==> flow/design.v <==
`timescale 1ns/10ps
module des_core (
    input         clk,           
    input         rst,           
    input         en,            
    input         start,         
    input  [63:0] data_in,       
    input  [63:0] key_in,        
    input         decrypt,       
    output [63:0] data_out,      
    output        done           
);
localparam IDLE    = 2'd0;
localparam COMPUTE = 2'd1;
localparam DONE    = 2'd2;
(* fsm_encoding = "auto" *) reg [1:0] state, state_next;
reg [3:0] round_cnt, round_cnt_next;   
reg [31:0] l_reg, l_reg_next;
reg [31:0] r_reg, r_reg_next;
reg [63:0] output_reg, output_reg_next;
reg done_reg, done_reg_next;
reg [27:0] c_reg, c_reg_next;
reg [27:0] d_reg, d_reg_next;
reg [47:0] current_subkey_reg, current_subkey_next;
reg decrypt_reg, decrypt_reg_next;
function automatic [63:0] initial_permutation;
    input [63:0] data;
    begin
        initial_permutation = {
            data[6], data[14], data[22], data[30], data[38], data[46], data[54], data[62],
            data[4], data[12], data[20], data[28], data[36], data[44], data[52], data[60],
            data[2], data[10], data[18], data[26], data[34], data[42], data[50], data[58],
            data[0], data[8], data[16], data[24], data[32], data[40], data[48], data[56],
            data[7], data[15], data[23], data[31], data[39], data[47], data[55], data[63],
            data[5], data[13], data[21], data[29], data[37], data[45], data[53], data[61],
            data[3], data[11], data[19], data[27], data[35], data[43], data[51], data[59],
            data[1], data[9], data[17], data[25], data[33], data[41], data[49], data[57]
        };
    end
endfunction
function automatic [63:0] final_permutation;
    input [63:0] data;
    begin
        final_permutation = {
            data[24], data[56], data[16], data[48], data[8], data[40], data[0], data[32],
            data[25], data[57], data[17], data[49], data[9], data[41], data[1], data[33],
            data[26], data[58], data[18], data[50], data[10], data[42], data[2], data[34],
            data[27], data[59], data[19], data[51], data[11], data[43], data[3], data[35],
            data[28], data[60], data[20], data[52], data[12], data[44], data[4], data[36],
            data[29], data[61], data[21], data[53], data[13], data[45], data[5], data[37],
            data[30], data[62], data[22], data[54], data[14], data[46], data[6], data[38],
            data[31], data[63], data[23], data[55], data[15], data[47], data[7], data[39]
        };
    end
endfunction
function automatic [55:0] pc1;
    input [63:0] key;
    begin
        pc1 = {
            key[7], key[15], key[23], key[31], key[39], key[47], key[55],
            key[63], key[6], key[14], key[22], key[30], key[38], key[46],
            key[54], key[62], key[5], key[13], key[21], key[29], key[37],
            key[45], key[53], key[61], key[4], key[12], key[20], key[28],
            key[1], key[9], key[17], key[25], key[33], key[41], key[49],
            key[57], key[2], key[10], key[18], key[26], key[34], key[42],
            key[50], key[58], key[3], key[11], key[19], key[27], key[35],
            key[43], key[51], key[59], key[36], key[44], key[52], key[60]
        };
    end
endfunction
function automatic [47:0] pc2;
    input [55:0] key;
    begin
        pc2 = {
            key[42], key[39], key[45], key[32], key[55], key[51],
            key[53], key[28], key[41], key[50], key[35], key[46],
            key[33], key[37], key[44], key[52], key[30], key[48],
            key[40], key[49], key[29], key[36], key[43], key[54],
            key[15], key[4], key[25], key[19], key[9], key[1],
            key[26], key[16], key[5], key[11], key[23], key[8],
            key[12], key[7], key[17], key[0], key[22], key[3],
            key[10], key[14], key[6], key[20], key[27], key[24]
        };
    end
endfunction
function automatic [27:0] rotate_left28;
    input [27:0] value;
    input [1:0] amount;
    begin
        case (amount)
            2'd1: rotate_left28 = {value[26:0], value[27]};
            2'd2: rotate_left28 = {value[25:0], value[27:26]};
            default: rotate_left28 = value;
        endcase
    end
endfunction
function automatic [27:0] rotate_right28;
    input [27:0] value;
    input [1:0] amount;
    begin
        case (amount)
            2'd1: rotate_right28 = {value[0], value[27:1]};
            2'd2: rotate_right28 = {value[1:0], value[27:2]};
            default: rotate_right28 = value;
        endcase
    end
endfunction
function automatic [1:0] shift_amount;
    input [3:0] round_index;
    begin
        case (round_index)
            4'd0,
            4'd1,
            4'd8,
            4'd15: shift_amount = 2'd1;
            default: shift_amount = 2'd2;
        endcase
    end
endfunction
function automatic [55:0] compute_cd_after_16_shifts;
    input [55:0] cd_in;
    reg [27:0] c_tmp;
    reg [27:0] d_tmp;
    integer idx;
    begin
        c_tmp = cd_in[55:28];
        d_tmp = cd_in[27:0];
        for (idx = 0; idx < 16; idx = idx + 1) begin
            c_tmp = rotate_left28(c_tmp, shift_amount(idx[3:0]));
            d_tmp = rotate_left28(d_tmp, shift_amount(idx[3:0]));
        end
        compute_cd_after_16_shifts = {c_tmp, d_tmp};
    end
endfunction
function automatic [47:0] expansion;
    input [31:0] data;
    begin
        expansion = {
            data[0], data[31], data[30], data[29], data[28], data[27],
            data[28], data[27], data[26], data[25], data[24], data[23],
            data[24], data[23], data[22], data[21], data[20], data[19],
            data[20], data[19], data[18], data[17], data[16], data[15],
            data[16], data[15], data[14], data[13], data[12], data[11],
            data[12], data[11], data[10], data[9], data[8], data[7],
            data[8], data[7], data[6], data[5], data[4], data[3],
            data[4], data[3], data[2], data[1], data[0], data[31]
        };
    end
endfunction
function automatic [3:0] sbox1;
    input [5:0] data;
    reg [1:0] row;
    reg [3:0] col;
    begin
        row = {data[5], data[0]};
        col = data[4:1];
        case ({row, col})
            6'h00: sbox1 = 4'hE; 6'h01: sbox1 = 4'h4; 6'h02: sbox1 = 4'hD; 6'h03: sbox1 = 4'h1;
            6'h04: sbox1 = 4'h2; 6'h05: sbox1 = 4'hF; 6'h06: sbox1 = 4'hB; 6'h07: sbox1 = 4'h8;
            6'h08: sbox1 = 4'h3; 6'h09: sbox1 = 4'hA; 6'h0A: sbox1 = 4'h6; 6'h0B: sbox1 = 4'hC;
            6'h0C: sbox1 = 4'h5; 6'h0D: sbox1 = 4'h9; 6'h0E: sbox1 = 4'h0; 6'h0F: sbox1 = 4'h7;
            6'h10: sbox1 = 4'h0; 6'h11: sbox1 = 4'hF; 6'h12: sbox1 = 4'h7; 6'h13: sbox1 = 4'h4;
            6'h14: sbox1 = 4'hE; 6'h15: sbox1 = 4'h2; 6'h16: sbox1 = 4'hD; 6'h17: sbox1 = 4'h1;
            6'h18: sbox1 = 4'hA; 6'h19: sbox1 = 4'h6; 6'h1A: sbox1 = 4'hC; 6'h1B: sbox1 = 4'hB;
            6'h1C: sbox1 = 4'h9; 6'h1D: sbox1 = 4'h5; 6'h1E: sbox1 = 4'h3; 6'h1F: sbox1 = 4'h8;
            6'h20: sbox1 = 4'h4; 6'h21: sbox1 = 4'h1; 6'h22: sbox1 = 4'hE; 6'h23: sbox1 = 4'h8;
            6'h24: sbox1 = 4'hD; 6'h25: sbox1 = 4'h6; 6'h26: sbox1 = 4'h2; 6'h27: sbox1 = 4'hB;
            6'h28: sbox1 = 4'hF; 6'h29: sbox1 = 4'hC; 6'h2A: sbox1 = 4'h9; 6'h2B: sbox1 = 4'h7;
            6'h2C: sbox1 = 4'h3; 6'h2D: sbox1 = 4'hA; 6'h2E: sbox1 = 4'h5; 6'h2F: sbox1 = 4'h0;
            6'h30: sbox1 = 4'hF; 6'h31: sbox1 = 4'hC; 6'h32: sbox1 = 4'h8; 6'h33: sbox1 = 4'h2;
            6'h34: sbox1 = 4'h4; 6'h35: sbox1 = 4'h9; 6'h36: sbox1 = 4'h1; 6'h37: sbox1 = 4'h7;
            6'h38: sbox1 = 4'h5; 6'h39: sbox1 = 4'hB; 6'h3A: sbox1 = 4'h3; 6'h3B: sbox1 = 4'hE;
            6'h3C: sbox1 = 4'hA; 6'h3D: sbox1 = 4'h0; 6'h3E: sbox1 = 4'h6; 6'h3F: sbox1 = 4'hD;
        endcase
    end
endfunction
function automatic [3:0] sbox2;
    input [5:0] data;
    reg [1:0] row;
    reg [3:0] col;
    begin
        row = {data[5], data[0]};
        col = data[4:1];
        case ({row, col})
            6'h00: sbox2 = 4'hF; 6'h01: sbox2 = 4'h1; 6'h02: sbox2 = 4'h8; 6'h03: sbox2 = 4'hE;
            6'h04: sbox2 = 4'h6; 6'h05: sbox2 = 4'hB; 6'h06: sbox2 = 4'h3; 6'h07: sbox2 = 4'h4;
            6'h08: sbox2 = 4'h9; 6'h09: sbox2 = 4'h7; 6'h0A: sbox2 = 4'h2; 6'h0B: sbox2 = 4'hD;
            6'h0C: sbox2 = 4'hC; 6'h0D: sbox2 = 4'h0; 6'h0E: sbox2 = 4'h5; 6'h0F: sbox2 = 4'hA;
            6'h10: sbox2 = 4'h3; 6'h11: sbox2 = 4'hD; 6'h12: sbox2 = 4'h4; 6'h13: sbox2 = 4'h7;
            6'h14: sbox2 = 4'hF; 6'h15: sbox2 = 4'h2; 6'h16: sbox2 = 4'h8; 6'h17: sbox2 = 4'hE;
            6'h18: sbox2 = 4'hC; 6'h19: sbox2 = 4'h0; 6'h1A: sbox2 = 4'h1; 6'h1B: sbox2 = 4'hA;
            6'h1C: sbox2 = 4'h6; 6'h1D: sbox2 = 4'h9; 6'h1E: sbox2 = 4'hB; 6'h1F: sbox2 = 4'h5;
            6'h20: sbox2 = 4'h0; 6'h21: sbox2 = 4'hE; 6'h22: sbox2 = 4'h7; 6'h23: sbox2 = 4'hB;
            6'h24: sbox2 = 4'hA; 6'h25: sbox2 = 4'h4; 6'h26: sbox2 = 4'hD; 6'h27: sbox2 = 4'h1;
            6'h28: sbox2 = 4'h5; 6'h29: sbox2 = 4'h8; 6'h2A: sbox2 = 4'hC; 6'h2B: sbox2 = 4'h6;
            6'h2C: sbox2 = 4'h9; 6'h2D: sbox2 = 4'h3; 6'h2E: sbox2 = 4'h2; 6'h2F: sbox2 = 4'hF;
            6'h30: sbox2 = 4'hD; 6'h31: sbox2 = 4'h8; 6'h32: sbox2 = 4'hA; 6'h33: sbox2 = 4'h1;
            6'h34: sbox2 = 4'h3; 6'h35: sbox2 = 4'hF; 6'h36: sbox2 = 4'h4; 6'h37: sbox2 = 4'h2;
            6'h38: sbox2 = 4'hB; 6'h39: sbox2 = 4'h6; 6'h3A: sbox2 = 4'h7; 6'h3B: sbox2 = 4'hC;
            6'h3C: sbox2 = 4'h0; 6'h3D: sbox2 = 4'h5; 6'h3E: sbox2 = 4'hE; 6'h3F: sbox2 = 4'h9;
        endcase
    end
endfunction
function automatic [3:0] sbox3;
    input [5:0] data;
    reg [1:0] row;
    reg [3:0] col;
    begin
        row = {data[5], data[0]};
        col = data[4:1];
        case ({row, col})
            6'h00: sbox3 = 4'hA; 6'h01: sbox3 = 4'h0; 6'h02: sbox3 = 4'h9; 6'h03: sbox3 = 4'hE;
            6'h04: sbox3 = 4'h6; 6'h05: sbox3 = 4'h3; 6'h06: sbox3 = 4'hF; 6'h07: sbox3 = 4'h5;
            6'h08: sbox3 = 4'h1; 6'h09: sbox3 = 4'hD; 6'h0A: sbox3 = 4'hC; 6'h0B: sbox3 = 4'h7;
            6'h0C: sbox3 = 4'hB; 6'h0D: sbox3 = 4'h4; 6'h0E: sbox3 = 4'h2; 6'h0F: sbox3 = 4'h8;
            6'h10: sbox3 = 4'hD; 6'h11: sbox3 = 4'h7; 6'h12: sbox3 = 4'h0; 6'h13: sbox3 = 4'h9;
            6'h14: sbox3 = 4'h3; 6'h15: sbox3 = 4'h4; 6'h16: sbox3 = 4'h6; 6'h17: sbox3 = 4'hA;
            6'h18: sbox3 = 4'h2; 6'h19: sbox3 = 4'h8; 6'h1A: sbox3 = 4'h5; 6'h1B: sbox3 = 4'hE;
            6'h1C: sbox3 = 4'hC; 6'h1D: sbox3 = 4'hB; 6'h1E: sbox3 = 4'hF; 6'h1F: sbox3 = 4'h1;
            6'h20: sbox3 = 4'hD; 6'h21: sbox3 = 4'h6; 6'h22: sbox3 = 4'h4; 6'h23: sbox3 = 4'h9;
            6'h24: sbox3 = 4'h8; 6'h25: sbox3 = 4'hF; 6'h26: sbox3 = 4'h3; 6'h27: sbox3 = 4'h0;
            6'h28: sbox3 = 4'hB; 6'h29: sbox3 = 4'h1; 6'h2A: sbox3 = 4'h2; 6'h2B: sbox3 = 4'hC;
            6'h2C: sbox3 = 4'h5; 6'h2D: sbox3 = 4'hA; 6'h2E: sbox3 = 4'hE; 6'h2F: sbox3 = 4'h7;
            6'h30: sbox3 = 4'h1; 6'h31: sbox3 = 4'hA; 6'h32: sbox3 = 4'hD; 6'h33: sbox3 = 4'h0;
            6'h34: sbox3 = 4'h6; 6'h35: sbox3 = 4'h9; 6'h36: sbox3 = 4'h8; 6'h37: sbox3 = 4'h7;
            6'h38: sbox3 = 4'h4; 6'h39: sbox3 = 4'hF; 6'h3A: sbox3 = 4'hE; 6'h3B: sbox3 = 4'h3;
            6'h3C: sbox3 = 4'hB; 6'h3D: sbox3 = 4'h5; 6'h3E: sbox3 = 4'h2; 6'h3F: sbox3 = 4'hC;
        endcase
    end
endfunction
function automatic [3:0] sbox4;
    input [5:0] data;
    reg [1:0] row;
    reg [3:0] col;
    begin
        row = {data[5], data[0]};
        col = data[4:1];
        case ({row, col})
            6'h00: sbox4 = 4'h7; 6'h01: sbox4 = 4'hD; 6'h02: sbox4 = 4'hE; 6'h03: sbox4 = 4'h3;
            6'h04: sbox4 = 4'h0; 6'h05: sbox4 = 4'h6; 6'h06: sbox4 = 4'h9; 6'h07: sbox4 = 4'hA;
            6'h08: sbox4 = 4'h1; 6'h09: sbox4 = 4'h2; 6'h0A: sbox4 = 4'h8; 6'h0B: sbox4 = 4'h5;
            6'h0C: sbox4 = 4'hB; 6'h0D: sbox4 = 4'hC; 6'h0E: sbox4 = 4'h4; 6'h0F: sbox4 = 4'hF;
            6'h10: sbox4 = 4'hD; 6'h11: sbox4 = 4'h8; 6'h12: sbox4 = 4'hB; 6'h13: sbox4 = 4'h5;
            6'h14: sbox4 = 4'h6; 6'h15: sbox4 = 4'hF; 6'h16: sbox4 = 4'h0; 6'h17: sbox4 = 4'h3;
            6'h18: sbox4 = 4'h4; 6'h19: sbox4 = 4'h7; 6'h1A: sbox4 = 4'h2; 6'h1B: sbox4 = 4'hC;
            6'h1C: sbox4 = 4'h1; 6'h1D: sbox4 = 4'hA; 6'h1E: sbox4 = 4'hE; 6'h1F: sbox4 = 4'h9;
            6'h20: sbox4 = 4'hA; 6'h21: sbox4 = 4'h6; 6'h22: sbox4 = 4'h9; 6'h23: sbox4 = 4'h0;
            6'h24: sbox4 = 4'hC; 6'h25: sbox4 = 4'hB; 6'h26: sbox4 = 4'h7; 6'h27: sbox4 = 4'hD;
            6'h28: sbox4 = 4'hF; 6'h29: sbox4 = 4'h1; 6'h2A: sbox4 = 4'h3; 6'h2B: sbox4 = 4'hE;
            6'h2C: sbox4 = 4'h5; 6'h2D: sbox4 = 4'h2; 6'h2E: sbox4 = 4'h8; 6'h2F: sbox4 = 4'h4;
            6'h30: sbox4 = 4'h3; 6'h31: sbox4 = 4'hF; 6'h32: sbox4 = 4'h0; 6'h33: sbox4 = 4'h6;
            6'h34: sbox4 = 4'hA; 6'h35: sbox4 = 4'h1; 6'h36: sbox4 = 4'hD; 6'h37: sbox4 = 4'h8;
            6'h38: sbox4 = 4'h9; 6'h39: sbox4 = 4'h4; 6'h3A: sbox4 = 4'h5; 6'h3B: sbox4 = 4'hB;
            6'h3C: sbox4 = 4'hC; 6'h3D: sbox4 = 4'h7; 6'h3E: sbox4 = 4'h2; 6'h3F: sbox4 = 4'hE;
        endcase
    end
endfunction
function automatic [3:0] sbox5;
    input [5:0] data;
    reg [1:0] row;
    reg [3:0] col;
    begin
        row = {data[5], data[0]};
        col = data[4:1];
        case ({row, col})
            6'h00: sbox5 = 4'h2; 6'h01: sbox5 = 4'hC; 6'h02: sbox5 = 4'h4; 6'h03: sbox5 = 4'h1;
            6'h04: sbox5 = 4'h7; 6'h05: sbox5 = 4'hA; 6'h06: sbox5 = 4'hB; 6'h07: sbox5 = 4'h6;
            6'h08: sbox5 = 4'h8; 6'h09: sbox5 = 4'h5; 6'h0A: sbox5 = 4'h3; 6'h0B: sbox5 = 4'hF;
            6'h0C: sbox5 = 4'hD; 6'h0D: sbox5 = 4'h0; 6'h0E: sbox5 = 4'hE; 6'h0F: sbox5 = 4'h9;
            6'h10: sbox5 = 4'hE; 6'h11: sbox5 = 4'hB; 6'h12: sbox5 = 4'h2; 6'h13: sbox5 = 4'hC;
            6'h14: sbox5 = 4'h4; 6'h15: sbox5 = 4'h7; 6'h16: sbox5 = 4'hD; 6'h17: sbox5 = 4'h1;
            6'h18: sbox5 = 4'h5; 6'h19: sbox5 = 4'h0; 6'h1A: sbox5 = 4'hF; 6'h1B: sbox5 = 4'hA;
            6'h1C: sbox5 = 4'h3; 6'h1D: sbox5 = 4'h9; 6'h1E: sbox5 = 4'h8; 6'h1F: sbox5 = 4'h6;
            6'h20: sbox5 = 4'h4; 6'h21: sbox5 = 4'h2; 6'h22: sbox5 = 4'h1; 6'h23: sbox5 = 4'hB;
            6'h24: sbox5 = 4'hA; 6'h25: sbox5 = 4'hD; 6'h26: sbox5 = 4'h7; 6'h27: sbox5 = 4'h8;
            6'h28: sbox5 = 4'hF; 6'h29: sbox5 = 4'h9; 6'h2A: sbox5 = 4'hC; 6'h2B: sbox5 = 4'h5;
            6'h2C: sbox5 = 4'h6; 6'h2D: sbox5 = 4'h3; 6'h2E: sbox5 = 4'h0; 6'h2F: sbox5 = 4'hE;
            6'h30: sbox5 = 4'hB; 6'h31: sbox5 = 4'h8; 6'h32: sbox5 = 4'hC; 6'h33: sbox5 = 4'h7;
            6'h34: sbox5 = 4'h1; 6'h35: sbox5 = 4'hE; 6'h36: sbox5 = 4'h2; 6'h37: sbox5 = 4'hD;
            6'h38: sbox5 = 4'h6; 6'h39: sbox5 = 4'hF; 6'h3A: sbox5 = 4'h0; 6'h3B: sbox5 = 4'h9;
            6'h3C: sbox5 = 4'hA; 6'h3D: sbox5 = 4'h4; 6'h3E: sbox5 = 4'h5; 6'h3F: sbox5 = 4'h3;
        endcase
    end
endfunction
function automatic [3:0] sbox6;
    input [5:0] data;
    reg [1:0] row;
    reg [3:0] col;
    begin
        row = {data[5], data[0]};
        col = data[4:1];
        case ({row, col})
            6'h00: sbox6 = 4'hC; 6'h01: sbox6 = 4'h1; 6'h02: sbox6 = 4'hA; 6'h03: sbox6 = 4'hF;
            6'h04: sbox6 = 4'h9; 6'h05: sbox6 = 4'h2; 6'h06: sbox6 = 4'h6; 6'h07: sbox6 = 4'h8;
            6'h08: sbox6 = 4'h0; 6'h09: sbox6 = 4'hD; 6'h0A: sbox6 = 4'h3; 6'h0B: sbox6 = 4'h4;
            6'h0C: sbox6 = 4'hE; 6'h0D: sbox6 = 4'h7; 6'h0E: sbox6 = 4'h5; 6'h0F: sbox6 = 4'hB;
            6'h10: sbox6 = 4'hA; 6'h11: sbox6 = 4'hF; 6'h12: sbox6 = 4'h4; 6'h13: sbox6 = 4'h2;
            6'h14: sbox6 = 4'h7; 6'h15: sbox6 = 4'hC; 6'h16: sbox6 = 4'h9; 6'h17: sbox6 = 4'h5;
            6'h18: sbox6 = 4'h6; 6'h19: sbox6 = 4'h1; 6'h1A: sbox6 = 4'hD; 6'h1B: sbox6 = 4'hE;
            6'h1C: sbox6 = 4'h0; 6'h1D: sbox6 = 4'hB; 6'h1E: sbox6 = 4'h3; 6'h1F: sbox6 = 4'h8;
            6'h20: sbox6 = 4'h9; 6'h21: sbox6 = 4'hE; 6'h22: sbox6 = 4'hF; 6'h23: sbox6 = 4'h5;
            6'h24: sbox6 = 4'h2; 6'h25: sbox6 = 4'h8; 6'h26: sbox6 = 4'hC; 6'h27: sbox6 = 4'h3;
            6'h28: sbox6 = 4'h7; 6'h29: sbox6 = 4'h0; 6'h2A: sbox6 = 4'h4; 6'h2B: sbox6 = 4'hA;
            6'h2C: sbox6 = 4'h1; 6'h2D: sbox6 = 4'hD; 6'h2E: sbox6 = 4'hB; 6'h2F: sbox6 = 4'h6;
            6'h30: sbox6 = 4'h4; 6'h31: sbox6 = 4'h3; 6'h32: sbox6 = 4'h2; 6'h33: sbox6 = 4'hC;
            6'h34: sbox6 = 4'h9; 6'h35: sbox6 = 4'h5; 6'h36: sbox6 = 4'hF; 6'h37: sbox6 = 4'hA;
            6'h38: sbox6 = 4'hB; 6'h39: sbox6 = 4'hE; 6'h3A: sbox6 = 4'h1; 6'h3B: sbox6 = 4'h7;
            6'h3C: sbox6 = 4'h6; 6'h3D: sbox6 = 4'h0; 6'h3E: sbox6 = 4'h8; 6'h3F: sbox6 = 4'hD;
        endcase
    end
endfunction
function automatic [3:0] sbox7;
    input [5:0] data;
    reg [1:0] row;
    reg [3:0] col;
    begin
        row = {data[5], data[0]};
        col = data[4:1];
        case ({row, col})
            6'h00: sbox7 = 4'h4; 6'h01: sbox7 = 4'hB; 6'h02: sbox7 = 4'h2; 6'h03: sbox7 = 4'hE;
            6'h04: sbox7 = 4'hF; 6'h05: sbox7 = 4'h0; 6'h06: sbox7 = 4'h8; 6'h07: sbox7 = 4'hD;
            6'h08: sbox7 = 4'h3; 6'h09: sbox7 = 4'hC; 6'h0A: sbox7 = 4'h9; 6'h0B: sbox7 = 4'h7;
            6'h0C: sbox7 = 4'h5; 6'h0D: sbox7 = 4'hA; 6'h0E: sbox7 = 4'h6; 6'h0F: sbox7 = 4'h1;
            6'h10: sbox7 = 4'hD; 6'h11: sbox7 = 4'h0; 6'h12: sbox7 = 4'hB; 6'h13: sbox7 = 4'h7;
            6'h14: sbox7 = 4'h4; 6'h15: sbox7 = 4'h9; 6'h16: sbox7 = 4'h1; 6'h17: sbox7 = 4'hA;
            6'h18: sbox7 = 4'hE; 6'h19: sbox7 = 4'h3; 6'h1A: sbox7 = 4'h5; 6'h1B: sbox7 = 4'hC;
            6'h1C: sbox7 = 4'h2; 6'h1D: sbox7 = 4'hF; 6'h1E: sbox7 = 4'h8; 6'h1F: sbox7 = 4'h6;
            6'h20: sbox7 = 4'h1; 6'h21: sbox7 = 4'h4; 6'h22: sbox7 = 4'hB; 6'h23: sbox7 = 4'hD;
            6'h24: sbox7 = 4'hC; 6'h25: sbox7 = 4'h3; 6'h26: sbox7 = 4'h7; 6'h27: sbox7 = 4'hE;
            6'h28: sbox7 = 4'hA; 6'h29: sbox7 = 4'hF; 6'h2A: sbox7 = 4'h6; 6'h2B: sbox7 = 4'h8;
            6'h2C: sbox7 = 4'h0; 6'h2D: sbox7 = 4'h5; 6'h2E: sbox7 = 4'h9; 6'h2F: sbox7 = 4'h2;
            6'h30: sbox7 = 4'h6; 6'h31: sbox7 = 4'hB; 6'h32: sbox7 = 4'hD; 6'h33: sbox7 = 4'h8;
            6'h34: sbox7 = 4'h1; 6'h35: sbox7 = 4'h4; 6'h36: sbox7 = 4'hA; 6'h37: sbox7 = 4'h7;
            6'h38: sbox7 = 4'h9; 6'h39: sbox7 = 4'h5; 6'h3A: sbox7 = 4'h0; 6'h3B: sbox7 = 4'hF;
            6'h3C: sbox7 = 4'hE; 6'h3D: sbox7 = 4'h2; 6'h3E: sbox7 = 4'h3; 6'h3F: sbox7 = 4'hC;
        endcase
    end
endfunction
function automatic [3:0] sbox8;
    input [5:0] data;
    reg [1:0] row;
    reg [3:0] col;
    begin
        row = {data[5], data[0]};
        col = data[4:1];
        case ({row, col})
            6'h00: sbox8 = 4'hD; 6'h01: sbox8 = 4'h2; 6'h02: sbox8 = 4'h8; 6'h03: sbox8 = 4'h4;
            6'h04: sbox8 = 4'h6; 6'h05: sbox8 = 4'hF; 6'h06: sbox8 = 4'hB; 6'h07: sbox8 = 4'h1;
            6'h08: sbox8 = 4'hA; 6'h09: sbox8 = 4'h9; 6'h0A: sbox8 = 4'h3; 6'h0B: sbox8 = 4'hE;
            6'h0C: sbox8 = 4'h5; 6'h0D: sbox8 = 4'h0; 6'h0E: sbox8 = 4'hC; 6'h0F: sbox8 = 4'h7;
            6'h10: sbox8 = 4'h1; 6'h11: sbox8 = 4'hF; 6'h12: sbox8 = 4'hD; 6'h13: sbox8 = 4'h8;
            6'h14: sbox8 = 4'hA; 6'h15: sbox8 = 4'h3; 6'h16: sbox8 = 4'h7; 6'h17: sbox8 = 4'h4;
            6'h18: sbox8 = 4'hC; 6'h19: sbox8 = 4'h5; 6'h1A: sbox8 = 4'h6; 6'h1B: sbox8 = 4'hB;
            6'h1C: sbox8 = 4'h0; 6'h1D: sbox8 = 4'hE; 6'h1E: sbox8 = 4'h9; 6'h1F: sbox8 = 4'h2;
            6'h20: sbox8 = 4'h7; 6'h21: sbox8 = 4'hB; 6'h22: sbox8 = 4'h4; 6'h23: sbox8 = 4'h1;
            6'h24: sbox8 = 4'h9; 6'h25: sbox8 = 4'hC; 6'h26: sbox8 = 4'hE; 6'h27: sbox8 = 4'h2;
            6'h28: sbox8 = 4'h0; 6'h29: sbox8 = 4'h6; 6'h2A: sbox8 = 4'hA; 6'h2B: sbox8 = 4'hD;
            6'h2C: sbox8 = 4'hF; 6'h2D: sbox8 = 4'h3; 6'h2E: sbox8 = 4'h5; 6'h2F: sbox8 = 4'h8;
            6'h30: sbox8 = 4'h2; 6'h31: sbox8 = 4'h1; 6'h32: sbox8 = 4'hE; 6'h33: sbox8 = 4'h7;
            6'h34: sbox8 = 4'h4; 6'h35: sbox8 = 4'hA; 6'h36: sbox8 = 4'h8; 6'h37: sbox8 = 4'hD;
            6'h38: sbox8 = 4'hF; 6'h39: sbox8 = 4'hC; 6'h3A: sbox8 = 4'h9; 6'h3B: sbox8 = 4'h0;
            6'h3C: sbox8 = 4'h3; 6'h3D: sbox8 = 4'h5; 6'h3E: sbox8 = 4'h6; 6'h3F: sbox8 = 4'hB;
        endcase
    end
endfunction
function automatic [31:0] pbox;
    input [31:0] data;
    begin
        pbox = {
            data[16], data[25], data[12], data[11], data[3], data[20], data[4], data[15],
            data[31], data[17], data[9], data[6], data[27], data[14], data[1], data[22],
            data[30], data[24], data[8], data[18], data[0], data[5], data[29], data[23],
            data[13], data[19], data[2], data[26], data[10], data[21], data[28], data[7]
        };
    end
endfunction
function automatic [31:0] f_function;
    input [31:0] r;
    input [47:0] subkey;
    reg [47:0] expanded;
    reg [47:0] xored;
    reg [31:0] sbox_out;
    begin
        expanded = expansion(r);
        xored = expanded ^ subkey;
        sbox_out = {
            sbox1(xored[47:42]),
            sbox2(xored[41:36]),
            sbox3(xored[35:30]),
            sbox4(xored[29:24]),
            sbox5(xored[23:18]),
            sbox6(xored[17:12]),
            sbox7(xored[11:6]),
            sbox8(xored[5:0])
        };
        f_function = pbox(sbox_out);
    end
endfunction
wire [55:0] pc1_key;
wire [55:0] decrypt_cd_seed;
wire [27:0] c_seed_wire;
wire [27:0] d_seed_wire;
assign pc1_key = pc1(key_in);
assign decrypt_cd_seed = compute_cd_after_16_shifts(pc1_key);
assign c_seed_wire = pc1_key[55:28];
assign d_seed_wire = pc1_key[27:0];
wire [63:0] ip_data;
wire [31:0] f_out;
assign ip_data = initial_permutation(data_in);
assign f_out = f_function(r_reg, current_subkey_reg);
always @(*) begin
    state_next = state;
    round_cnt_next = round_cnt;
    l_reg_next = l_reg;
    r_reg_next = r_reg;
    output_reg_next = output_reg;
    done_reg_next = 1'b0;
    c_reg_next = c_reg;
    d_reg_next = d_reg;
    current_subkey_next = current_subkey_reg;
    decrypt_reg_next = decrypt_reg;
    case (state)
        IDLE: begin
            if (start) begin
                decrypt_reg_next = decrypt;
                l_reg_next = ip_data[63:32];
                r_reg_next = ip_data[31:0];
                round_cnt_next = 4'd0;
                if (decrypt) begin
                    c_reg_next = decrypt_cd_seed[55:28];
                    d_reg_next = decrypt_cd_seed[27:0];
                end else begin
                    c_reg_next = rotate_left28(c_seed_wire, shift_amount(4'd0));
                    d_reg_next = rotate_left28(d_seed_wire, shift_amount(4'd0));
                end
                current_subkey_next = pc2({c_reg_next, d_reg_next});
                state_next = COMPUTE;
            end
        end
        COMPUTE: begin
            if (round_cnt < 4'd15) begin
                l_reg_next = r_reg;
                r_reg_next = l_reg ^ f_out;
                round_cnt_next = round_cnt + 4'd1;
                if (!decrypt_reg) begin
                    c_reg_next = rotate_left28(c_reg, shift_amount(round_cnt + 4'd1));
                    d_reg_next = rotate_left28(d_reg, shift_amount(round_cnt + 4'd1));
                end else begin
                    c_reg_next = rotate_right28(c_reg, shift_amount(4'd15 - round_cnt));
                    d_reg_next = rotate_right28(d_reg, shift_amount(4'd15 - round_cnt));
                end
                current_subkey_next = pc2({c_reg_next, d_reg_next});
            end else begin
                l_reg_next = r_reg;
                r_reg_next = l_reg ^ f_out;
                state_next = DONE;
            end
        end
        DONE: begin
            output_reg_next = final_permutation({r_reg, l_reg});
            done_reg_next = 1'b1;
            if (start) begin
                decrypt_reg_next = decrypt;
                l_reg_next = ip_data[63:32];
                r_reg_next = ip_data[31:0];
                round_cnt_next = 4'd0;
                if (decrypt) begin
                    c_reg_next = decrypt_cd_seed[55:28];
                    d_reg_next = decrypt_cd_seed[27:0];
                end else begin
                    c_reg_next = rotate_left28(c_seed_wire, shift_amount(4'd0));
                    d_reg_next = rotate_left28(d_seed_wire, shift_amount(4'd0));
                end
                current_subkey_next = pc2({c_reg_next, d_reg_next});
                state_next = COMPUTE;
            end else begin
                state_next = IDLE;
            end
        end
        default: state_next = IDLE;
    endcase
end
always @(posedge clk or posedge rst) begin
    if (rst) begin
        state <= IDLE;
        round_cnt <= 4'd0;
        l_reg <= 32'd0;
        r_reg <= 32'd0;
        output_reg <= 64'd0;
        done_reg <= 1'b0;
        c_reg <= 28'd0;
        d_reg <= 28'd0;
        current_subkey_reg <= 48'd0;
        decrypt_reg <= 1'b0;
    end else if (en) begin
        state <= state_next;
        round_cnt <= round_cnt_next;
        l_reg <= l_reg_next;
        r_reg <= r_reg_next;
        output_reg <= output_reg_next;
        done_reg <= done_reg_next;
        c_reg <= c_reg_next;
        d_reg <= d_reg_next;
        current_subkey_reg <= current_subkey_next;
        decrypt_reg <= decrypt_reg_next;
    end
end
assign data_out = output_reg;
assign done = done_reg;
endmodule
`timescale 1ns/10ps
module crc_sort_core(
    input wire clk,
    input wire rst,
    input wire en,
    input wire start,
    input wire [127:0] data_in,
    input wire [2:0] fn_sel,
    output reg [127:0] data_out,
    output reg done
);
localparam CRC_GEN = 3'b011;
localparam SORT    = 3'b100;
wire sort_start;
wire sort_en;
wire [127:0] sort_data_out;
wire sort_done;
wire crc_start;
wire crc_en;
wire [127:0] crc_data_out;
wire crc_done;
assign sort_start = (fn_sel == SORT) ? start : 1'b0;
assign crc_start  = (fn_sel == CRC_GEN) ? start : 1'b0;
assign sort_en = (fn_sel == SORT) && en;
assign crc_en  = (fn_sel == CRC_GEN) && en;
sort_core sort_inst (
    .clk(clk),
    .rst(rst),
    .en(sort_en),
    .start(sort_start),
    .data_in(data_in),
    .data_out(sort_data_out),
    .done(sort_done)
);
crc_core crc_inst (
    .clk(clk),
    .rst(rst),
    .en(crc_en),
    .start(crc_start),
    .data_in(data_in),
    .data_out(crc_data_out),
    .done(crc_done)
);
always @(*) begin
    case (fn_sel)
        SORT: begin
            data_out = sort_data_out;
            done = sort_done;
        end
        CRC_GEN: begin
            data_out = crc_data_out;
            done = crc_done;
        end
        default: begin
            data_out = 128'd0;
            done = 1'b0;
        end
    endcase
end
endmodule
module crc_core(
    input wire clk,
    input wire rst,
    input wire en,
    input wire start,
    input wire [127:0] data_in,
    output reg [127:0] data_out,
    output reg done
);
localparam [2:0] CRC_POLY = 3'b101;   
function automatic [2:0] crc_update_byte;
    input [2:0] crc_in;
    input [7:0] data_byte;
    integer idx;
    reg [2:0] crc_tmp;
    begin
        crc_tmp = crc_in;
        for (idx = 0; idx < 8; idx = idx + 1) begin
            if (crc_tmp[2] ^ data_byte[7 - idx]) begin
                crc_tmp = {crc_tmp[1:0], 1'b0} ^ CRC_POLY;
            end else begin
                crc_tmp = {crc_tmp[1:0], 1'b0};
            end
        end
        crc_update_byte = crc_tmp;
    end
endfunction
localparam IDLE = 2'd0;
localparam COMPUTE = 2'd1;
localparam DONE = 2'd2;
(* fsm_encoding = "auto" *) reg [1:0] state, state_next;
reg [2:0] crc_reg, crc_reg_next;
reg [4:0] byte_cnt, byte_cnt_next;
reg [127:0] data_reg, data_reg_next;
wire [7:0] current_byte;
assign current_byte = data_reg[127:120];
always @(*) begin
    state_next = state;
    crc_reg_next = crc_reg;
    byte_cnt_next = byte_cnt;
    data_reg_next = data_reg;
    done = 1'b0;
    case (state)
        IDLE: begin
            if (start) begin
                state_next = COMPUTE;
                crc_reg_next = 3'b000;  
                byte_cnt_next = 5'd0;
                data_reg_next = data_in;
            end
        end
        COMPUTE: begin
            if (byte_cnt < 5'd16) begin
                crc_reg_next = crc_update_byte(crc_reg, current_byte);
                data_reg_next = {data_reg[119:0], 8'd0};
                byte_cnt_next = byte_cnt + 5'd1;
            end else begin
                state_next = DONE;
            end
        end
        DONE: begin
            done = 1'b1;
            state_next = IDLE;
        end
        default: begin
            state_next = IDLE;
        end
    endcase
end
always @(*) begin
    data_out = {125'd0, crc_reg};
end
always @(posedge clk or posedge rst) begin
    if (rst) begin
        state <= IDLE;
        crc_reg <= 3'b000;
        byte_cnt <= 5'd0;
        data_reg <= 128'd0;
    end else if (en) begin
        state <= state_next;
        crc_reg <= crc_reg_next;
        byte_cnt <= byte_cnt_next;
        data_reg <= data_reg_next;
    end
end
endmodule
module sort_core(
    input wire clk,
    input wire rst,
    input wire en,
    input wire start,
    input wire [127:0] data_in,
    output reg [127:0] data_out,
    output reg done
);
localparam IDLE = 2'd0;
localparam SORT = 2'd1;
localparam DONE = 2'd2;
(* fsm_encoding = "auto" *) reg [1:0] state, state_next;
reg [4:0] cycle_cnt, cycle_cnt_next;
reg [7:0] sort_array [0:15];
reg [7:0] sort_array_next [0:15];
integer i;
always @(*) begin
    state_next = state;
    cycle_cnt_next = cycle_cnt;
    done = 1'b0;
    for (i = 0; i < 16; i = i + 1) begin
        sort_array_next[i] = sort_array[i];
    end
    case (state)
        IDLE: begin
            if (start) begin
                state_next = SORT;
                cycle_cnt_next = 5'd0;
                sort_array_next[0]  = data_in[7:0];
                sort_array_next[1]  = data_in[15:8];
                sort_array_next[2]  = data_in[23:16];
                sort_array_next[3]  = data_in[31:24];
                sort_array_next[4]  = data_in[39:32];
                sort_array_next[5]  = data_in[47:40];
                sort_array_next[6]  = data_in[55:48];
                sort_array_next[7]  = data_in[63:56];
                sort_array_next[8]  = data_in[71:64];
                sort_array_next[9]  = data_in[79:72];
                sort_array_next[10] = data_in[87:80];
                sort_array_next[11] = data_in[95:88];
                sort_array_next[12] = data_in[103:96];
                sort_array_next[13] = data_in[111:104];
                sort_array_next[14] = data_in[119:112];
                sort_array_next[15] = data_in[127:120];
            end
        end
        SORT: begin
            case (cycle_cnt)
                5'd0, 5'd2, 5'd4, 5'd6, 5'd8, 5'd10, 5'd12, 5'd14, 5'd16: begin
                    if (sort_array[0] < sort_array[1]) begin
                        sort_array_next[0] = sort_array[1];
                        sort_array_next[1] = sort_array[0];
                    end else begin
                        sort_array_next[0] = sort_array[0];
                        sort_array_next[1] = sort_array[1];
                    end
                    if (sort_array[2] < sort_array[3]) begin
                        sort_array_next[2] = sort_array[3];
                        sort_array_next[3] = sort_array[2];
                    end else begin
                        sort_array_next[2] = sort_array[2];
                        sort_array_next[3] = sort_array[3];
                    end
                    if (sort_array[4] < sort_array[5]) begin
                        sort_array_next[4] = sort_array[5];
                        sort_array_next[5] = sort_array[4];
                    end else begin
                        sort_array_next[4] = sort_array[4];
                        sort_array_next[5] = sort_array[5];
                    end
                    if (sort_array[6] < sort_array[7]) begin
                        sort_array_next[6] = sort_array[7];
                        sort_array_next[7] = sort_array[6];
                    end else begin
                        sort_array_next[6] = sort_array[6];
                        sort_array_next[7] = sort_array[7];
                    end
                    if (sort_array[8] < sort_array[9]) begin
                        sort_array_next[8] = sort_array[9];
                        sort_array_next[9] = sort_array[8];
                    end else begin
                        sort_array_next[8] = sort_array[8];
                        sort_array_next[9] = sort_array[9];
                    end
                    if (sort_array[10] < sort_array[11]) begin
                        sort_array_next[10] = sort_array[11];
                        sort_array_next[11] = sort_array[10];
                    end else begin
                        sort_array_next[10] = sort_array[10];
                        sort_array_next[11] = sort_array[11];
                    end
                    if (sort_array[12] < sort_array[13]) begin
                        sort_array_next[12] = sort_array[13];
                        sort_array_next[13] = sort_array[12];
                    end else begin
                        sort_array_next[12] = sort_array[12];
                        sort_array_next[13] = sort_array[13];
                    end
                    if (sort_array[14] < sort_array[15]) begin
                        sort_array_next[14] = sort_array[15];
                        sort_array_next[15] = sort_array[14];
                    end else begin
                        sort_array_next[14] = sort_array[14];
                        sort_array_next[15] = sort_array[15];
                    end
                    cycle_cnt_next = cycle_cnt + 1;
                    if (cycle_cnt == 5'd16) begin
                        state_next = DONE;
                    end
                end
                5'd1, 5'd3, 5'd5, 5'd7, 5'd9, 5'd11, 5'd13, 5'd15: begin
                    if (sort_array[1] < sort_array[2]) begin
                        sort_array_next[1] = sort_array[2];
                        sort_array_next[2] = sort_array[1];
                    end else begin
                        sort_array_next[1] = sort_array[1];
                        sort_array_next[2] = sort_array[2];
                    end
                    if (sort_array[3] < sort_array[4]) begin
                        sort_array_next[3] = sort_array[4];
                        sort_array_next[4] = sort_array[3];
                    end else begin
                        sort_array_next[3] = sort_array[3];
                        sort_array_next[4] = sort_array[4];
                    end
                    if (sort_array[5] < sort_array[6]) begin
                        sort_array_next[5] = sort_array[6];
                        sort_array_next[6] = sort_array[5];
                    end else begin
                        sort_array_next[5] = sort_array[5];
                        sort_array_next[6] = sort_array[6];
                    end
                    if (sort_array[7] < sort_array[8]) begin
                        sort_array_next[7] = sort_array[8];
                        sort_array_next[8] = sort_array[7];
                    end else begin
                        sort_array_next[7] = sort_array[7];
                        sort_array_next[8] = sort_array[8];
                    end
                    if (sort_array[9] < sort_array[10]) begin
                        sort_array_next[9] = sort_array[10];
                        sort_array_next[10] = sort_array[9];
                    end else begin
                        sort_array_next[9] = sort_array[9];
                        sort_array_next[10] = sort_array[10];
                    end
                    if (sort_array[11] < sort_array[12]) begin
                        sort_array_next[11] = sort_array[12];
                        sort_array_next[12] = sort_array[11];
                    end else begin
                        sort_array_next[11] = sort_array[11];
                        sort_array_next[12] = sort_array[12];
                    end
                    if (sort_array[13] < sort_array[14]) begin
                        sort_array_next[13] = sort_array[14];
                        sort_array_next[14] = sort_array[13];
                    end else begin
                        sort_array_next[13] = sort_array[13];
                        sort_array_next[14] = sort_array[14];
                    end
                    cycle_cnt_next = cycle_cnt + 1;
                end
                default: begin
                    state_next = DONE;
                end
            endcase
        end
        DONE: begin
            done = 1'b1;
            state_next = IDLE;
        end
        default: begin
            state_next = IDLE;
        end
    endcase
end
always @(*) begin
    data_out = {sort_array[0],  sort_array[1],  sort_array[2],  sort_array[3],
                sort_array[4],  sort_array[5],  sort_array[6],  sort_array[7],
                sort_array[8],  sort_array[9],  sort_array[10], sort_array[11],
                sort_array[12], sort_array[13], sort_array[14], sort_array[15]};
end
always @(posedge clk or posedge rst) begin
    if (rst) begin
        state <= IDLE;
        cycle_cnt <= 5'd0;
        for (i = 0; i < 16; i = i + 1) begin
            sort_array[i] <= 8'd0;
        end
    end else if (en) begin
        state <= state_next;
        cycle_cnt <= cycle_cnt_next;
        for (i = 0; i < 16; i = i + 1) begin
            sort_array[i] <= sort_array_next[i];
        end
    end
end
endmodule
`timescale 1ns/10ps
module IOTDF( clk, rst, in_en, iot_in, fn_sel, busy, valid, iot_out);
input          clk;
input          rst;
input          in_en;
input  [7:0]   iot_in;
input  [2:0]   fn_sel;
output         busy;
output         valid;
output [127:0] iot_out;
localparam DES_ENCRYPT = 3'b001;
localparam DES_DECRYPT = 3'b010;
localparam CRC_GEN     = 3'b011;
localparam SORT        = 3'b100;
localparam IDLE    = 2'd0;
localparam LOAD    = 2'd1;
(* fsm_encoding = "auto" *) reg [1:0]   current_state, next_state;
reg [3:0]   load_cnt, load_cnt_next;
reg         load_sel, load_sel_next;
reg [127:0] data_buf0, data_buf0_next;
reg [127:0] data_buf1, data_buf1_next;
reg [1:0]   buffer_full, buffer_full_next;
reg         compute_sel, compute_sel_next;
reg         compute_active, compute_active_next;
reg         busy_reg, busy_reg_next;
reg [127:0] result_reg, result_reg_next;
reg         valid_reg, valid_reg_next;
reg         des_start_reg, des_start_reg_next;
reg         crc_sort_start_reg, crc_sort_start_reg_next;
reg         des_en_reg, des_en_reg_next;
reg         crc_sort_en_reg, crc_sort_en_reg_next;
(* synopsys_clock_gating = "true" *) wire enable;
function automatic [127:0] write_byte;
    input [127:0] word_in;
    input [3:0]  byte_idx;
    input [7:0]  byte_value;
    begin
        write_byte = word_in;
        case (byte_idx)
            4'd0:  write_byte[7:0]       = byte_value;
            4'd1:  write_byte[15:8]      = byte_value;
            4'd2:  write_byte[23:16]     = byte_value;
            4'd3:  write_byte[31:24]     = byte_value;
            4'd4:  write_byte[39:32]     = byte_value;
            4'd5:  write_byte[47:40]     = byte_value;
            4'd6:  write_byte[55:48]     = byte_value;
            4'd7:  write_byte[63:56]     = byte_value;
            4'd8:  write_byte[71:64]     = byte_value;
            4'd9:  write_byte[79:72]     = byte_value;
            4'd10: write_byte[87:80]     = byte_value;
            4'd11: write_byte[95:88]     = byte_value;
            4'd12: write_byte[103:96]    = byte_value;
            4'd13: write_byte[111:104]   = byte_value;
            4'd14: write_byte[119:112]   = byte_value;
            4'd15: write_byte[127:120]   = byte_value;
            default: write_byte = word_in;
        endcase
    end
endfunction
wire [127:0] compute_data;
wire [63:0]  des_data_in;
wire [63:0]  des_key_in;
wire         des_decrypt;
wire [63:0]  des_data_out;
wire         des_done;
wire         mode_is_des;
wire         mode_is_crc_sort;
assign compute_data   = (compute_sel == 1'b0) ? data_buf0 : data_buf1;
assign mode_is_des    = (fn_sel == DES_ENCRYPT) || (fn_sel == DES_DECRYPT);
assign mode_is_crc_sort = (fn_sel == CRC_GEN) || (fn_sel == SORT);
assign des_decrypt    = (fn_sel == DES_DECRYPT);
assign des_data_in    = mode_is_des ? compute_data[63:0] : 64'd0;
assign des_key_in     = mode_is_des ? compute_data[127:64] : 64'd0;
des_core des_inst (
    .clk(clk),
    .rst(rst),
    .en(des_en_reg),
    .start(des_start_reg),
    .data_in(des_data_in),
    .key_in(des_key_in),
    .decrypt(des_decrypt),
    .data_out(des_data_out),
    .done(des_done)
);
wire [127:0] crc_sort_data_in;
wire [127:0] crc_sort_data_out;
wire         crc_sort_done;
assign crc_sort_data_in = mode_is_crc_sort ? compute_data : 128'd0;
crc_sort_core crc_sort_inst (
    .clk(clk),
    .rst(rst),
    .en(crc_sort_en_reg),
    .start(crc_sort_start_reg),
    .data_in(crc_sort_data_in),
    .fn_sel(fn_sel),
    .data_out(crc_sort_data_out),
    .done(crc_sort_done)
);
assign busy    = busy_reg;
assign valid   = valid_reg;
assign iot_out = result_reg;
always @(*) begin
    load_cnt_next = load_cnt;
    load_sel_next = load_sel;
    data_buf0_next = data_buf0;
    data_buf1_next = data_buf1;
    buffer_full_next = buffer_full;
    compute_sel_next = compute_sel;
    compute_active_next = compute_active;
    result_reg_next = result_reg;
    valid_reg_next = 1'b0;
    busy_reg_next = busy_reg;
    des_start_reg_next = 1'b0;
    crc_sort_start_reg_next = 1'b0;
    next_state = current_state;
    des_en_reg_next = des_en_reg;
    crc_sort_en_reg_next = crc_sort_en_reg;
    case (current_state)
        IDLE: begin
            if (in_en) begin
                if (!buffer_full[0]) begin
                    load_sel_next = 1'b0;
                    load_cnt_next = 4'd1;
                    data_buf0_next = write_byte(128'd0, 4'd0, iot_in);
                    next_state = LOAD;
                    busy_reg_next = 1'b0;
                end else if (!buffer_full[1]) begin
                    load_sel_next = 1'b1;
                    load_cnt_next = 4'd1;
                    data_buf1_next = write_byte(128'd0, 4'd0, iot_in);
                    next_state = LOAD;
                    busy_reg_next = 1'b0;
                end else begin
                    next_state = IDLE;
                    busy_reg_next = 1'b1;
                end
            end else begin
                next_state = IDLE;
            end
        end
        LOAD: begin
            if (in_en) begin
                next_state = LOAD;
                if (load_sel == 1'b0) begin
                    data_buf0_next = write_byte(data_buf0, load_cnt, iot_in);
                    if (load_cnt == 4'd15) begin
                        load_cnt_next = 4'd0;
                        buffer_full_next[0] = 1'b1;
                        next_state = IDLE;
                        if (buffer_full[1])
                            busy_reg_next = 1'b1;
                    end else begin
                        load_cnt_next = load_cnt + 4'd1;
                        if ((load_cnt == 4'd14) && buffer_full[1])
                            busy_reg_next = 1'b1;
                    end
                end else begin
                    data_buf1_next = write_byte(data_buf1, load_cnt, iot_in);
                    if (load_cnt == 4'd15) begin
                        load_cnt_next = 4'd0;
                        buffer_full_next[1] = 1'b1;
                        next_state = IDLE;
                        if (buffer_full[0])
                            busy_reg_next = 1'b1;
                    end else begin
                        load_cnt_next = load_cnt + 4'd1;
                        if ((load_cnt == 4'd14) && buffer_full[0])
                            busy_reg_next = 1'b1;
                    end
                end
            end else begin
                next_state = LOAD;
            end
        end
        default: begin
            next_state = IDLE;
        end
    endcase
    if (compute_active) begin
        if (mode_is_des) begin
            if (des_done) begin
                result_reg_next = {compute_data[127:64], des_data_out};
                valid_reg_next = 1'b1;
                buffer_full_next[compute_sel] = 1'b0;
                compute_active_next = 1'b0;
                busy_reg_next = 1'b0;
            end
        end else if (mode_is_crc_sort) begin
            if (crc_sort_done) begin
                result_reg_next = crc_sort_data_out;
                valid_reg_next = 1'b1;
                buffer_full_next[compute_sel] = 1'b0;
                compute_active_next = 1'b0;
                busy_reg_next = 1'b0;
            end
        end else begin
            if (des_done || crc_sort_done) begin
                buffer_full_next[compute_sel] = 1'b0;
                compute_active_next = 1'b0;
                busy_reg_next = 1'b0;
            end
        end
    end
    if (!compute_active_next) begin
        if (buffer_full_next[0] || buffer_full_next[1]) begin
            compute_sel_next = buffer_full_next[0] ? 1'b0 : 1'b1;
            compute_active_next = 1'b1;
            if (mode_is_des) begin
                des_start_reg_next = 1'b1;
            end else if (mode_is_crc_sort) begin
                crc_sort_start_reg_next = 1'b1;
            end
        end
    end
    des_en_reg_next = compute_active_next && mode_is_des;
    crc_sort_en_reg_next = compute_active_next && mode_is_crc_sort;
end
assign enable = in_en |
                      compute_active |
                      compute_active_next |
                      valid_reg |
                      valid_reg_next |
                      busy_reg |
                      busy_reg_next;
always @(posedge clk or posedge rst) begin
    if (rst) begin
        load_cnt            <= 4'd0;
        load_sel            <= 1'b0;
        data_buf0           <= 128'd0;
        data_buf1           <= 128'd0;
        buffer_full         <= 2'b00;
        compute_sel         <= 1'b0;
        compute_active      <= 1'b0;
        result_reg          <= 128'd0;
        valid_reg           <= 1'b0;
        busy_reg            <= 1'b0;
        des_start_reg       <= 1'b0;
        crc_sort_start_reg  <= 1'b0;
        des_en_reg          <= 1'b0;
        crc_sort_en_reg     <= 1'b0;
        current_state       <= IDLE;
    end else if (enable) begin
        load_cnt            <= load_cnt_next;
        load_sel            <= load_sel_next;
        data_buf0           <= data_buf0_next;
        data_buf1           <= data_buf1_next;
        buffer_full         <= buffer_full_next;
        compute_sel         <= compute_sel_next;
        compute_active      <= compute_active_next;
        result_reg          <= result_reg_next;
        valid_reg           <= valid_reg_next;
        busy_reg            <= busy_reg_next;
        des_start_reg       <= des_start_reg_next;
        crc_sort_start_reg  <= crc_sort_start_reg_next;
        des_en_reg          <= des_en_reg_next;
        crc_sort_en_reg     <= crc_sort_en_reg_next;
        current_state       <= next_state;
    end
end
endmodule
# Step by step through the tools: IOTDF
# What the tools print for IOTDF, step after step.
# Lines are those of the file above, counted from 1.
# Cell names lack the library's common part.
# A cell with -- has no value.
# design
design	IOTDF
clock_port	clk
lib	sky130hd
lib_corner	tt_025C_1v80

# Elaborated design
# Counts by Yosys on the flattened word-level netlist (proc, flatten, opt, wreduce). Print and check cells are left out. Cells with the same type and inputs are merged into one.
# Yosys's memory passes give these memory sizes; they may raise the number of words (mostly to a power of two), join words into wider ones and drop unused or constant bits.
# op_classes
n_addsub	6
compare	17
equal	110
shifts	2
muxes	262
n_logic	28
reduce_and_logical	108
# ops
op	n
2-to-1 mux 128 bit	17
case mux 128 bit (select 2 bit)	4
2-to-1 mux 8 bit	64
case mux 8 bit (select 2 bit)	30
case mux 28 bit (select 2 bit)	6
OR reduction 15 bit	16
2-to-1 mux 28 bit	8
AND reduction 8 bit	16
case mux 32 bit (select 2 bit)	2
2-to-1 mux 64 bit	2
less-than comparator 8 bit	15
AND reduction 7 bit	16
case mux 48 bit (select 2 bit)	1
2-to-1 mux 48 bit	2
AND reduction 6 bit	15
2-to-1 mux 3 bit	24
inequality test 2 bit (second input constant)	34
2-to-1 mux 32 bit	2
2-to-1 mux 1 bit	55
inequality test 3 bit (second input constant)	17
equality test 4 bit (second input constant)	12
XOR 48 bit	1
2-to-1 mux 2 bit	22
equality test 5 x 4 -> 1 bit (second input constant)	8
XOR 32 bit	1
2-to-1 mux 4 bit	7
AND reduction 4 bit	5
equality test 5 x 3 -> 1 bit (second input constant)	4
# Not listed: further kinds 49, cells in them 127.
# word_totals
regBits	914
mem_bits_ro	2048
mem_count	8
input_bits	14
output_inout_bits	130
wordCells	620
# memory_table
name	words	width	read_ports	wr	line_no	rtl
(name not given)	64	4	1	0	346	case ({row, col})
(name not given)	64	4	1	0	319	case ({row, col})
(name not given)	64	4	1	0	292	case ({row, col})
(name not given)	64	4	1	0	265	case ({row, col})
(name not given)	64	4	1	0	238	case ({row, col})
(name not given)	64	4	1	0	211	case ({row, col})
# Memories not listed: 2.

# Depth
# Yosys ltp: most cells in a row. Word level: on the elaborated netlist, between registers, memories and ports. Mapped: between sequential cells and ports; inverters and the memories' decode and read muxes count.
# depth
ltp_word	32
ABC_AREA	0
ltp_mapped	12
depth_no_buf	11

# After synthesis
# Yosys stat after the flow's synthesis: flattened, memories mapped to cells. It holds for the ABC_AREA given above (unset counts as 0); a run with the other value may have another netlist.
# synth_totals
stdcells	5594
mapped_area_um2	49397.4
ffs	869
# by_type
type	n	type_area_um2
dfrtp_1	865	2.16E+04
o21ai_0	788	3.94E+03
nand2_1	944	3.54E+03
mux2i_1	246	2.46E+03
ha_1	180	2252.16
a21oi_1	416	2.08E+03
clkbuf_1	366	1.37E+03
mux2_2	110	1.24E+03
nor2_1	303	1.14E+03
a221o_1	104	1.04E+03
nor3_1	170	850.816
xnor2_1	74	648.122
a211oi_1	86	645.619
xor2_1	72	630.605
a311oi_1	63	551.779
a22oi_1	71	533.011
inv_1	141	529.258
a21o_1	63	472.954
# Not listed: further types 63, cells in them 532.
# By module: a second synthesis without flattening, with its own total; a netlist apart from the flattened one above.
# unflattened
hier_cells	5754
hier_area_um2	55470.7
# Each row is one instance without its submodules.
# by_module
mod	n_inst	cells	area_um2
IOTDF	1	1656	19671.4
des_core	1	1994	16668.5
sort_core	1	1216	10450.0
crc_core	1	724	7333.3
crc_sort_core	1	164	1347.5

# Timing after synthesis
# Source: OpenSTA report_checks on the synthesized netlist (no wires, ideal clock, input and output delay 20% of the period each), path of least setup slack; recovery checks are left aside. Register names are those of the netlist, which keeps one name where synthesis merged equal registers.
# synth_timing
path_kind	input port to flip-flop
startpoint	input port fn_sel[0]
endpoint	register crc_sort_inst.sort_inst.sort_array[12][0]
clock_period_ns	5.0
setup_time_ns	0.125
launch_ns	1.000
arrival_time_ns	2.825
required_ns	4.875
setup_slack_ns	2.051
delay_ns	1.950
path_stages	8
period_less_setup_slack_ns	2.949
# "delay_ns" = arrival - input delay + setup time.
# "path_stages": output pins that drive a net of the path, with the launching flip-flop's if there is one; two outputs of one cell count as two.
# "period_less_setup_slack_ns" is the clock period less the worst setup slack; recovery checks do not enter. This is arithmetic on one report: input and output delays are still those of the set period (20% each).
# Between the ends stands the longest chain of elaborated cells between them, by number of cells; it is not shown to be the way that was timed. Of several equally long chains one is given.
# A line is the first line of the expression or statement that the cell stems from. Yosys adds cells for indexed reads and writes and turns some case tables into memories.
# synth_via
path_cell_list	nand2b_1 > nor2_2 > nand3_1 > a31oi_2 > o21ai_1 > nor2b_1 > buf_2 > mux2_2
elab_chain_len	5
cone_cells	10
cone_classes	3 x eq/ne; 4 x mux; 3 x reduce/logical
# synth_lines
item	line_no	rtl
from (decl)	862	input  [2:0]   fn_sel;
equality test 3 x 2 -> 1 bit	925	assign mode_is_crc_sort = (fn_sel == CRC_GEN) || (fn_sel == SORT);
logical OR 1 bit	925
2-to-1 mux 128 bit	943	assign crc_sort_data_in = mode_is_crc_sort ? compute_data : 128'd0;
2-to-1 mux 8 bit	683	if (start) begin
case mux 8 bit (select 2 bit)	681	case (state)
to (assign)	845	sort_array[i] <= 8'd0;
to (assign)	851	sort_array[i] <= sort_array_next[i];
to (decl)	671	reg [7:0] sort_array [0:15];

# Timing after layout
# From the final timing report of job 2: the path of least setup slack in the routed layout; clock arrival at registers is part of the times.
# layout_timing
path_kind	flip-flop to flip-flop
startpoint	register crc_sort_inst.sort_inst.cycle_cnt[0]
endpoint	register crc_sort_inst.sort_inst.sort_array[2][0]
clock_period_ns	3.74
setup_time_ns	0.11
launch_ns	0.69
arrival_time_ns	3.85
required_ns	4.35
setup_slack_ns	0.50
path_stages	10
# Between the ends stands the longest chain of elaborated cells between them, by number of cells; it is not shown to be the way that was timed. Of several equally long chains one is given.
# layout_via
path_cell_list	dfrtp_1 > ha_1 > and3_1 > ha_1 > nor2_4 > nor2_1 > buf_4 > o221ai_1 > and2_1 > o21a_1
elab_chain_len	4
cone_cells	25
cone_classes	19 x eq/ne; 2 x mux; 4 x reduce/logical
# layout_lines
item	line_no	rtl
from (decl)	670	reg [4:0] cycle_cnt, cycle_cnt_next;
from (assign)	843	cycle_cnt <= 5'd0;
from (assign)	849	cycle_cnt <= cycle_cnt_next;
equality test 5 x 1 -> 1 bit	705	case (cycle_cnt)
OR reduction 8 bit	705
case mux 8 bit (select 2 bit)	705
case mux 8 bit (select 2 bit)	681	case (state)
to (assign)	845	sort_array[i] <= 8'd0;
to (assign)	851	sort_array[i] <= sort_array_next[i];
to (decl)	671	reg [7:0] sort_array [0:15];

# Design IOTDF on sky130hd. What follows are 6 stored runs of the flow, each under its own settings; their order means nothing. The constraints put input and output delay at 20% of the set period each and load the outputs with 0.01 pF.
# "period_reached_ns" = clock period - worst setup slack. The figure is calculated, with input and output delays left at 20% of the set period.
# By "critical_path_time_ns" is meant the share of the clock period that the worst setup path is allowed (20% is reserved at inputs, 20% at outputs), minus its slack. Clock arrival times at its registers enter into it.
# "power_total_mw" is the tool's figure for a default switching activity; nothing was simulated.
# Among the settings, . means not set for that run.
# Among the results, . means that no value is shown for the run.
setting or result,job 1,job 2,job 3,job 4,job 5,job 6
CAP_MARGIN,40,20,20,20,35,5
CELL_PAD_IN_SITES_DETAIL_PLACEMENT,1,.,.,.,.,1
CELL_PAD_IN_SITES_GLOBAL_PLACEMENT,3,.,.,.,.,3
CORE_UTILIZATION,67,35,40,59,25,22
CTS_CLUSTER_DIAMETER,292,.,.,.,.,.
GPL_ROUTABILITY_DRIVEN,0,.,.,1,1,.
GPL_TIMING_DRIVEN,1,.,.,0,.,.
HOLD_SLACK_MARGIN,0.09,.,.,.,.,0.09
MAX_ROUTING_LAYER,met4,.,.,.,met5,.
PLACE_DENSITY_LB_ADDON,0.26,.,.,.,0.09,.
TNS_END_PERCENT,100,.,.,.,20,.
period_ns,5.0,3.74,3.74,2.8,3.71,2.64
CORE_MARGIN,2,2,2,5,4,2
SLEW_MARGIN,20,20,20,30,20,20
SETUP_SLACK_MARGIN,.,.,-0.04,0.73,.,0.57
CORE_ASPECT_RATIO,.,.,.,0.91,.,.
ABC_AREA,.,.,.,.,0,0
MIN_ROUTING_LAYER,.,.,.,.,met1,.
PLACE_DENSITY,.,.,.,.,.,0.58
period_reached_ns,.,3.239,3.193,2.803,3.259,2.580
cell_area_final_um2,.,57134.8,56651.8,63554.7,59484.6,71587.4
ws_setup_ns,.,0.501,0.547,-0.003,0.451,0.060
post_synth_area_um2,.,49397.4,49397.4,49397.4,49397.4,49397.4
die_area_um2,.,144157.0,126320.0,89617.4,204765.0,228341.0
critical_path_time_ns,.,3.24,3.19,2.80,3.26,2.58
worst_path_kind,.,flip-flop to flip-flop,flip-flop to flip-flop,flip-flop to flip-flop,flip-flop to flip-flop,flip-flop to flip-flop
tns_setup_ns,.,0.000,0.000,-0.003,0.000,0.000
power_total_mw,.,32.049,31.839,50.095,35.224,52.415
# Job 1: incomplete, placement halted on FLW-0024
